==> flow/design.v <==
module DECODER(
input  wire [3:2] ALU_FUN,
output reg Arith_Enable,
output reg Logic_Enable,
output reg CMP_Enable, 
output reg Shift_Enable
);
always @(*)
   begin
     Arith_Enable   = 1'b0;
	 Logic_Enable = 1'b0;
	 CMP_Enable   = 1'b0;
	 Shift_Enable = 1'b0;
     case(ALU_FUN)
	     2'b00 : Arith_Enable = 1'b1;
	     2'b01 : Logic_Enable = 1'b1;
	     2'b10 : CMP_Enable   = 1'b1;
	     2'b11 : Shift_Enable = 1'b1;
	  endcase
   end 
 endmodule
module ARITHMETIC_UNIT #(parameter width = 16 , Arith_width = width + width )(
input wire signed [width-1:0] A,
input wire signed [width-1:0] B, 
input wire [1:0] ALU_FUN,
input wire Arith_Enable,
input wire CLK,
input wire RST,
output reg signed [Arith_width-1:0] Arith_OUT,
output reg        Carry_OUT,
output reg        Arith_Flag
);
reg [Arith_width-1:0] Arith_OUT0;
reg                   Carry_OUT0;
reg                   Arith_Flag0;
always @(posedge CLK, negedge RST)
  begin 
    if(!RST)
	 begin
	    Arith_OUT <= 'b0;
		Carry_OUT <= 16'b0;
		Arith_Flag<= 1'b0;
	 end
	else
	 begin
	    Arith_OUT <= Arith_OUT0;
		if(Arith_Enable)
		  Carry_OUT <= Carry_OUT0;
		Arith_Flag<= Arith_Flag0;
	 end
  end
always @(*)
  begin
     if(Arith_Enable)
	 begin
	     Arith_Flag0 = 1'b1;
	     case(ALU_FUN)
		     2'b00 : {Carry_OUT0,Arith_OUT0} = A+B;
			 2'b01 : {Carry_OUT0,Arith_OUT0} = A-B;
			 2'b10 : {Carry_OUT0,Arith_OUT0} = A*B;
			 2'b11 : {Carry_OUT0,Arith_OUT0} = (B == 0) ? 1'sb0 : A/B;
		  endcase
	 end
	 else
	   begin
	     Arith_OUT0  = 'b0;
		 Carry_OUT0  = 1'b0;
		 Arith_Flag0 = 1'b0;
	   end
  end
endmodule
module LOGIC_UNIT #(parameter width = 16 , Logic_width = width)(
input wire  [width-1:0] A,
input wire  [width-1:0] B, 
input wire [1:0] ALU_FUN,
input wire Logic_Enable,
input wire CLK,
input wire RST,
output reg [Logic_width-1:0] Logic_OUT,
output reg         Logic_Flag
);
reg [Logic_width-1:0] Logic_OUT0; 
reg                   Logic_Flag0 ;
always @(posedge CLK, negedge RST)
  begin
    if(!RST)
	 begin
	    Logic_OUT <= 'b0;
		Logic_Flag<= 1'b0;
	 end
	else
	 begin
	  Logic_OUT <= Logic_OUT0;
		Logic_Flag<= Logic_Flag0;
	 end
  end
always @(*)
  begin
     if(Logic_Enable)
	 begin
	     Logic_Flag0 = 1'b1;
	     case(ALU_FUN)
		   2'b00 : Logic_OUT0 = A&B;
			 2'b01 : Logic_OUT0 = A|B;
			 2'b10 : Logic_OUT0 = ~(A&B);
			 2'b11 : Logic_OUT0 = ~(A|B);
		  endcase
	 end
	 else
	   begin
	     Logic_OUT0  = 'b0;
		 Logic_Flag0 = 1'b0;
	   end
  end
endmodule
module CMP_UNIT #(parameter width = 16 , CMP_width   = width )(
input wire  [width-1:0] A,
input wire  [width-1:0] B, 
input wire [1:0] ALU_FUN,
input wire CMP_Enable,
input wire CLK,
input wire RST,
output reg [CMP_width-1:0] CMP_OUT,
output reg         CMP_Flag
);
reg [CMP_width-1:0] CMP_OUT0;
reg                 CMP_Flag0 ;
reg [CMP_width-1:0] EQ ;
reg [CMP_width-1:0] GR ; 
reg [CMP_width-1:0] LW;
always @(posedge CLK , negedge RST)
  begin
    if(!RST)
	 begin
	    CMP_OUT <= 'b0;
		CMP_Flag<= 1'b0;
	 end
	else
	 begin
	    CMP_OUT <= CMP_OUT0;
		CMP_Flag<= CMP_Flag0;
	 end
  end
always @(*)
  begin
     if(A==B)
       EQ ='b1;
     else 
       EQ ='b0;
     if(A>B)
       GR ='b10;
     else 
       GR ='b0;
     if(A<B)
       LW ='b11;
     else 
       LW ='b0;
     if(CMP_Enable)
	   begin
	     CMP_Flag0 = 1'b1;
	     case(ALU_FUN)
		     2'b00 : CMP_OUT0 = 'b0;
			 2'b01 : CMP_OUT0 = EQ;
			 2'b10 : CMP_OUT0 = GR;
			 2'b11 : CMP_OUT0 = LW;
		  endcase
	   end
	 else
	   begin
	     CMP_OUT0  = 'b0;
		 CMP_Flag0 = 1'b0;
	   end
  end
endmodule
module SHIFT_UNIT #(parameter width = 16 , Shift_width = width)(
input wire  [width-1:0] A,
input wire  [width-1:0] B, 
input wire [1:0] ALU_FUN,
input wire Shift_Enable,
input wire CLK,
input wire RST,
output reg [Shift_width-1:0] Shift_OUT,
output reg         Shift_Flag
);
reg [Shift_width-1:0] Shift_OUT0;
reg                   Shift_Flag0 ;
always @(posedge CLK, negedge RST)
  begin
    if(!RST)
	 begin
	    Shift_OUT <= 'b0;
		Shift_Flag<= 1'b0;
	 end
	else
	 begin
	    Shift_OUT <= Shift_OUT0;
		Shift_Flag<= Shift_Flag0;
	 end
  end
always @(*)
  begin
     if(Shift_Enable)
	 begin
	     Shift_Flag0 = 1'b1;
	     case(ALU_FUN)
		     2'b00 : Shift_OUT0 = A>>1'b1;
			 2'b01 : Shift_OUT0 = A<<1'b1;
			 2'b10 : Shift_OUT0 = B>>1'b1;
			 2'b11 : Shift_OUT0 = B<<1'b1;
		  endcase
	 end
	 else
	   begin
	     Shift_OUT0  = 'b0;
		 Shift_Flag0 = 1'b0;
	   end
  end
endmodule
module ALU_Top #(parameter width = 16 ,
                   Arith_width = width + width ,
                   Logic_width = width,	
                   CMP_width   = width,
                   Shift_width = width)(
input wire [width-1:0] A,
input wire [width-1:0] B,
input wire CLK,
input wire RST,
input wire [3:0] ALU_FUN,
output wire [Arith_width-1:0]  Arith_OUT,
output wire                    Carry_OUT,
output wire                    Arith_Flag,
output wire [Logic_width-1:0]  Logic_OUT,  
output wire                    Logic_Flag,
output wire [CMP_width-1:0]    CMP_OUT,    
output wire                    CMP_Flag,
output wire [Shift_width-1:0]  Shift_OUT,
output wire                    Shift_Flag
);
wire Arith_Enable ,Logic_Enable , CMP_Enable , Shift_Enable;
DECODER u_decoder(
.ALU_FUN(ALU_FUN[3:2]),
.Arith_Enable(Arith_Enable),
.Logic_Enable(Logic_Enable),
.CMP_Enable(CMP_Enable),
.Shift_Enable(Shift_Enable)
);
ARITHMETIC_UNIT #(.width(width),.Arith_width(Arith_width)) u_arithmatic(
.A(A),
.B(B),
.ALU_FUN(ALU_FUN[1:0]),
.CLK(CLK),
.RST(RST),
.Arith_Enable(Arith_Enable),
.Arith_OUT(Arith_OUT),
.Carry_OUT(Carry_OUT),
.Arith_Flag(Arith_Flag)
);
LOGIC_UNIT #(.width(width),.Logic_width(Logic_width)) u_logic(
.A(A),
.B(B),
.ALU_FUN(ALU_FUN[1:0]),
.CLK(CLK),
.RST(RST),
.Logic_Enable(Logic_Enable),
.Logic_OUT(Logic_OUT),
.Logic_Flag(Logic_Flag)
);
CMP_UNIT #(.width(width),.CMP_width(CMP_width)) u_cmp(
.A(A),
.B(B),
.ALU_FUN(ALU_FUN[1:0]),
.CLK(CLK),
.RST(RST),
.CMP_Enable(CMP_Enable),
.CMP_OUT(CMP_OUT),
.CMP_Flag(CMP_Flag)
);
SHIFT_UNIT #(.width(width),.Shift_width(Shift_width)) u_shift(
.A(A),
.B(B),
.ALU_FUN(ALU_FUN[1:0]),
.CLK(CLK),
.RST(RST),
.Shift_Enable(Shift_Enable),
.Shift_OUT(Shift_OUT),
.Shift_Flag(Shift_Flag)
);
endmodule
---- Tool chain data of ALU_Top ----
Tool output for the design above, in the order of the flow.
Line numbers count from 1 in the design file above.
Operators: Yosys type, input widths -> output width; for muxes data width and select width s.
Library cell names are shortened.
A cell with n/a has no value.
inputs
  top ..................................... ALU_Top
  clock port .............................. CLK
  cell library ............................ sky130hd
  corner .................................. tt_025C_1v80

---- Word-level counts ----
Yosys after proc, flatten, opt, wreduce and memory -nomap, before mapping. Memory bits, and registers merged into a memory's read port (data or address), are not among the register bits. Print and check cells are not counted. Equal cells are merged and count once.
storage and ports
  bits in registers ....................... 85
  output and inout bits ................... 85
cells by class
  $add $sub $neg .......................... 2
  $mul .................................... 1
  divide/modulo/power cells ............... 1
  order comparisons ....................... 2
  equality and inequality tests ........... 7
  muxes and demuxes ....................... 20
  bitwise operators ....................... 4
  reductions and logical operators ........ 7
operators with widths
  kind                number
  $div 16x16->33      1
  $mul 16x16->32      1
  $pmux 16 s4         3
  $pmux 33 s4         1
  $mux 16             3
  $mux 33             1
  $not 16->16         2
  $mux 32             1
  $add 16x16->17      1
  $sub 16x16->17      1
  $gt 16x16->1        1
  $lt 16x16->1        1
  $eq 16x16->1        1
  $and 16x16->16      1
  $or 16x16->16       1
  $logic_not 16->1    1
  $reduce_or 3->1     4
  $eq 2x2->1 const B  4
  $pmux 1 s2          4
  $mux 1              5
  $eq 2x1->1 const B  2
  $logic_not 2->1     2
  $mux 2              2

---- Depth ----
Depth = most cells in a row (Yosys ltp): at word level without a register or memory, in the mapped netlist without a sequential cell, where the memories' decode and read muxes count.
depth
  word-level depth ........................ 4
  ABC_AREA ................................ 1
  depth in mapped cells ................... 615
  gate-level depth less buffers ........... 597

---- Synthesis result ----
Yosys stat after the flow's synthesis: flattened, memories mapped to cells. It holds for the ABC_AREA given above (unset counts as 0); a run with the other value may have another netlist.
cells by type
  type      number  area in all (sq um)
  ha_1      695     8695.84
  nand2_1   1781    6.69E+03
  fa_1      264     5.29E+03
  inv_1     1206    4.53E+03
  a21oi_1   620     3.1E+03
  xor2_1    267     2.34E+03
  dfrtp_1   71      1.78E+03
  o21ai_0   305     1.53E+03
  nor2_1    341     1.28E+03
  nand3_1   239     1.2E+03
  xnor2_1   134     1.17E+03
  or2_2     90      563.04
  buf_4     64      480.461
  o21ai_2   44      385.37
  o21ai_1   72      360.346
  o21bai_1  48      360.346
  nand2_2   53      331.568
  nor3_1    66      330.317
Other cell types: 67; their cells: 624.
synthesis totals
  cell count .............................. 6984
  chip area (Yosys) ....................... 44854.3 sq um
  sequential part of the area ............. 1776.7 sq um
  flip-flop cells ......................... 71

---- Path before layout ----
Path of least setup slack by OpenSTA after synthesis, without wires, with an ideal clock, recovery checks aside; 20% of the period is set as input and as output delay. Where synthesis merged equal registers, the netlist keeps one of their names.
path after synthesis
  kind .................................... input -> register
  start ................................... in B[0]
  end ..................................... reg u_arithmatic.Carry_OUT
  period .................................. 95.0 ns
  library setup time ...................... 0.117 ns
  arrival ................................. 88.592 ns
  required time ........................... 94.883 ns
  slack ................................... 6.290 ns
  path delay .............................. 69.709 ns
  stages on the path ...................... 583
  path buffers ............................ 22
  synthesis period reached ................ 88.71 ns
"path delay" is the arrival time less input delay plus setup time.
"stages on the path": output pins that drive a net of the path, with the launching flip-flop's if there is one; two outputs of one cell count as two.
"synthesis period reached" = period - worst setup slack (recovery checks aside). The figure is calculated, with input and output delays left at 20% of the set period.
The rows between start and end are the longest chain of elaborated cells between them; the timing report does not say that the signal goes this way. Where chains are equally long, one stands for them.
Each line given opens the expression or statement behind the cell; cells for indexed reads and writes are added by Yosys, which also makes memories of some case tables.
on the way, after synthesis
  cell sequence ........................... buf_4 -> inv_2 -> ha_1 -> o21ai_0 -> nand2_1 -> inv_1 -> nor4_1 -> nand3_1 -> inv_1 -> ha_1 -> inv_1 -> nor2_1 -> o21ai_0 -> nor2_1 -> inv_1 -> nor2_1 -> ha_1 -> inv_1 -> [... 547 more ...] -> nor3_1 -> nand2_1 -> nor2_1 -> inv_1 -> nor3_2 -> nand2_1 -> nor3_2 -> nand4_1 -> nor2_2 -> nand4_1 -> a21oi_1 -> a21oi_1 -> clkinv_1 -> nand2_1 -> nand2_1 -> o21ai_1 -> nand3_1 -> nand2_1
  length of the longest elaborated chain .. 3
  elaborated cells between the ends (all ways) .. 7
  source lines of those cells ............. 5
  classes of those cells .................. add/sub (2); mul (1); div (1); mux (2); reduce/logical (1)
RTL lines, path after synthesis
  item            RTL line  source
  from (decl)     225       input wire [width-1:0] B,
  $div 16x16->33  61        2'b11 : {Carry_OUT0,Arith_OUT0} = (B == 0) ? 1'sb0 : A/B;
  $mux 33         61
  $pmux 33 s4     57        case(ALU_FUN)
  to (assign)     41        Carry_OUT <= 16'b0;
  to (assign)     48        Carry_OUT <= Carry_OUT0;
  to (decl)       30        output reg        Carry_OUT,

---- Timing after layout ----
Path of least setup slack in the final report of entry A (OpenROAD, finished layout, wires in). Where an end is a register, its clock arrival counts in the times.
path post-layout
  kind .................................... input -> register
  start ................................... in B[0]
  end ..................................... reg u_arithmatic.Arith_OUT[30]
  period .................................. 154.0 ns
  library setup time ...................... 0.15 ns
  arrival ................................. 121.99 ns
  required time ........................... 154.29 ns
  slack ................................... 32.30 ns
  stages on the path ...................... 557
  path buffers ............................ 13
The rows between start and end are the longest chain of elaborated cells between them; the timing report does not say that the signal goes this way. Where chains are equally long, one stands for them.
on the way, post-layout
  cell sequence ........................... clkdlybuf4s50_1 -> buf_4 -> inv_2 -> buf_4 -> ha_1 -> nand2_2 -> nor2_4 -> nand2_1 -> nand3_1 -> nand2_2 -> nor2_2 -> nand2_2 -> nor2_8 -> nand3_1 -> inv_1 -> ha_1 -> inv_1 -> nor2_1 -> [... 521 more ...] -> a21oi_1 -> a2111oi_1 -> ha_1 -> nand3_1 -> nor3_1 -> nand2_1 -> nor2_1 -> inv_1 -> nor3_2 -> nand2_1 -> nor3_2 -> nand4_1 -> nor2_2 -> nand4_1 -> a21oi_1 -> o21ai_0 -> a31oi_1 -> nor2_1
  length of the longest elaborated chain .. 4
  elaborated cells between the ends (all ways) .. 8
  source lines of those cells ............. 6
  classes of those cells .................. add/sub (2); mul (1); div (1); mux (3); reduce/logical (1)
RTL lines, path post-layout
  item            RTL line  source
  from (decl)     225       input wire [width-1:0] B,
  $div 16x16->33  61        2'b11 : {Carry_OUT0,Arith_OUT0} = (B == 0) ? 1'sb0 : A/B;
  $mux 33         61
  $pmux 33 s4     57        case(ALU_FUN)
  $mux 32         54        if(Arith_Enable)
  to (assign)     40        Arith_OUT <= 'b0;
  to (assign)     46        Arith_OUT <= Arith_OUT0;
  to (decl)       29        output reg signed [Arith_width-1:0] Arith_OUT,

Below are 4 stored runs of the flow (Yosys, OpenROAD; platform sky130hd) on ALU_Top, each with its settings and what was measured, unordered. Constraints: input delay and output delay 20% of the set period each, output load 0.01 pF.
"achieved clock period (ns)" = clock period - worst setup slack. The figure is calculated, with input and output delays left at 20% of the set period.

Flow files of entry A
==> flow/run.sh <==
#!/bin/bash
# the make line also repeats the synthesis and layout settings of config.mk as NAME=value (left out here)
make -C /OpenROAD-flow-scripts/flow DESIGN_CONFIG=/design/flow/config.mk WORK_HOME=/design/flow/orfs CLKGATE_MAP_FILE= finish
==> flow/config.mk <==
export PLATFORM = sky130hd
export DESIGN_NAME = ALU_Top
export DESIGN_NICKNAME = ALU_Top
export VERILOG_FILES = /design/flow/design.v
export SDC_FILE = /design/flow/constraint.sdc
export NUM_CORES = 4
export LEC_CHECK = 0
export ABC_AREA = 1
export CAP_MARGIN = 0
export CELL_PAD_IN_SITES_DETAIL_PLACEMENT = 1
export CORE_ASPECT_RATIO = 1.35
export CORE_MARGIN = 10
export CORE_UTILIZATION = 18
export CTS_CLUSTER_DIAMETER = 388
export CTS_CLUSTER_SIZE = 99
export GPL_TIMING_DRIVEN = 1
export MAX_ROUTING_LAYER = met4
export MIN_ROUTING_LAYER = met2
export PLACE_DENSITY_LB_ADDON = 0.08
export SETUP_SLACK_MARGIN = 5.0
export SLEW_MARGIN = 20
export TNS_END_PERCENT = 55
==> flow/constraint.sdc <==
create_clock -name core_clock -period 154.0 [get_ports {CLK}]
set_input_delay 30.8000 -clock core_clock [delete_from_list [all_inputs] [get_ports {CLK}]]
set_output_delay 30.8000 -clock core_clock [all_outputs]
set_load 0.01 [all_outputs]

report of entry A
yosys chip area after synthesis (um^2): 44854.3
finish__design__die__area: 269783.0
finish__design__instance__area__stdcell: 50679.9
finish__design__instance__utilization: 0.2048
finish__timing__setup__ws: 32.303
finish__timing__hold__ws: 0.670
achieved clock period (ns): 121.697

Flow files of entry B
==> flow/run.sh <==
#!/bin/bash
# the make line also repeats the synthesis and layout settings of config.mk as NAME=value (left out here)
make -C /OpenROAD-flow-scripts/flow DESIGN_CONFIG=/design/flow/config.mk WORK_HOME=/design/flow/orfs CLKGATE_MAP_FILE= finish
==> flow/config.mk <==
export PLATFORM = sky130hd
export DESIGN_NAME = ALU_Top
export DESIGN_NICKNAME = ALU_Top
export VERILOG_FILES = /design/flow/design.v
export SDC_FILE = /design/flow/constraint.sdc
export NUM_CORES = 4
export LEC_CHECK = 0
export CAP_MARGIN = 20
export CORE_MARGIN = 2
export CORE_UTILIZATION = 21
export CTS_CLUSTER_SIZE = 41
export GPL_ROUTABILITY_DRIVEN = 1
export PLACE_DENSITY_LB_ADDON = 0.18
export SETUP_SLACK_MARGIN = -2.0
export SLEW_MARGIN = 20
export TNS_END_PERCENT = 5
==> flow/constraint.sdc <==
create_clock -name core_clock -period 167.0 [get_ports {CLK}]
set_input_delay 33.4000 -clock core_clock [delete_from_list [all_inputs] [get_ports {CLK}]]
set_output_delay 33.4000 -clock core_clock [all_outputs]
set_load 0.01 [all_outputs]

report of entry B
yosys chip area after synthesis (um^2): 46377.0
finish__design__die__area: 224619.0
finish__design__instance__area__stdcell: 52026.1
finish__design__instance__utilization: 0.2370
finish__timing__setup__ws: 42.396
finish__timing__hold__ws: 0.739
achieved clock period (ns): 124.604

Flow files of entry C
==> flow/run.sh <==
#!/bin/bash
# the make line also repeats the synthesis and layout settings of config.mk as NAME=value (left out here)
make -C /OpenROAD-flow-scripts/flow DESIGN_CONFIG=/design/flow/config.mk WORK_HOME=/design/flow/orfs CLKGATE_MAP_FILE= finish
==> flow/config.mk <==
export PLATFORM = sky130hd
export DESIGN_NAME = ALU_Top
export DESIGN_NICKNAME = ALU_Top
export VERILOG_FILES = /design/flow/design.v
export SDC_FILE = /design/flow/constraint.sdc
export NUM_CORES = 4
export LEC_CHECK = 0
export CAP_MARGIN = 0
export CELL_PAD_IN_SITES_DETAIL_PLACEMENT = 1
export CORE_ASPECT_RATIO = 1.35
export CORE_MARGIN = 2
export CORE_UTILIZATION = 18
export CTS_CLUSTER_DIAMETER = 388
export CTS_CLUSTER_SIZE = 99
export GPL_TIMING_DRIVEN = 1
export MAX_ROUTING_LAYER = met4
export MIN_ROUTING_LAYER = met2
export PLACE_DENSITY_LB_ADDON = 0.08
export SETUP_SLACK_MARGIN = 5.0
export SLEW_MARGIN = 40
export TNS_END_PERCENT = 55
==> flow/constraint.sdc <==
create_clock -name core_clock -period 154.0 [get_ports {CLK}]
set_input_delay 30.8000 -clock core_clock [delete_from_list [all_inputs] [get_ports {CLK}]]
set_output_delay 30.8000 -clock core_clock [all_outputs]
set_load 0.01 [all_outputs]

report of entry C
yosys chip area after synthesis (um^2): 46377.0
finish__design__die__area: 261772.0
finish__design__instance__area__stdcell: 53523.8
finish__design__instance__utilization: 0.2087
finish__timing__setup__ws: 29.235
finish__timing__hold__ws: 0.711
achieved clock period (ns): 124.765

Flow files of entry D
==> flow/run.sh <==
#!/bin/bash
# the make line also repeats the synthesis and layout settings of config.mk as NAME=value (left out here)
make -C /OpenROAD-flow-scripts/flow DESIGN_CONFIG=/design/flow/config.mk WORK_HOME=/design/flow/orfs CLKGATE_MAP_FILE= finish
==> flow/config.mk <==
export PLATFORM = sky130hd
export DESIGN_NAME = ALU_Top
export DESIGN_NICKNAME = ALU_Top
export VERILOG_FILES = /design/flow/design.v
export SDC_FILE = /design/flow/constraint.sdc
export NUM_CORES = 4
export LEC_CHECK = 0
export ABC_AREA = 1
export CAP_MARGIN = 20
export CELL_PAD_IN_SITES_DETAIL_PLACEMENT = 1
export CELL_PAD_IN_SITES_GLOBAL_PLACEMENT = 0
export CORE_ASPECT_RATIO = 1.38
export CORE_MARGIN = 8
export CORE_UTILIZATION = 15
export CTS_CLUSTER_SIZE = 35
export GPL_ROUTABILITY_DRIVEN = 0
export MAX_ROUTING_LAYER = met5
export MIN_ROUTING_LAYER = met1
export PLACE_DENSITY_LB_ADDON = 0.02
export SETUP_SLACK_MARGIN = 5.0
export SLEW_MARGIN = 30
export TNS_END_PERCENT = 5
==> flow/constraint.sdc <==
create_clock -name core_clock -period 68.2 [get_ports {CLK}]
set_input_delay 13.6400 -clock core_clock [delete_from_list [all_inputs] [get_ports {CLK}]]
set_output_delay 13.6400 -clock core_clock [all_outputs]
set_load 0.01 [all_outputs]

report of entry D
yosys chip area after synthesis (um^2): 44854.3
finish__design__die__area: 317009.0
finish__design__instance__area__stdcell: 72146.7
finish__design__instance__utilization: 0.2417
finish__timing__setup__ws: -13.082
finish__timing__hold__ws: 0.664
achieved clock period (ns): 81.282
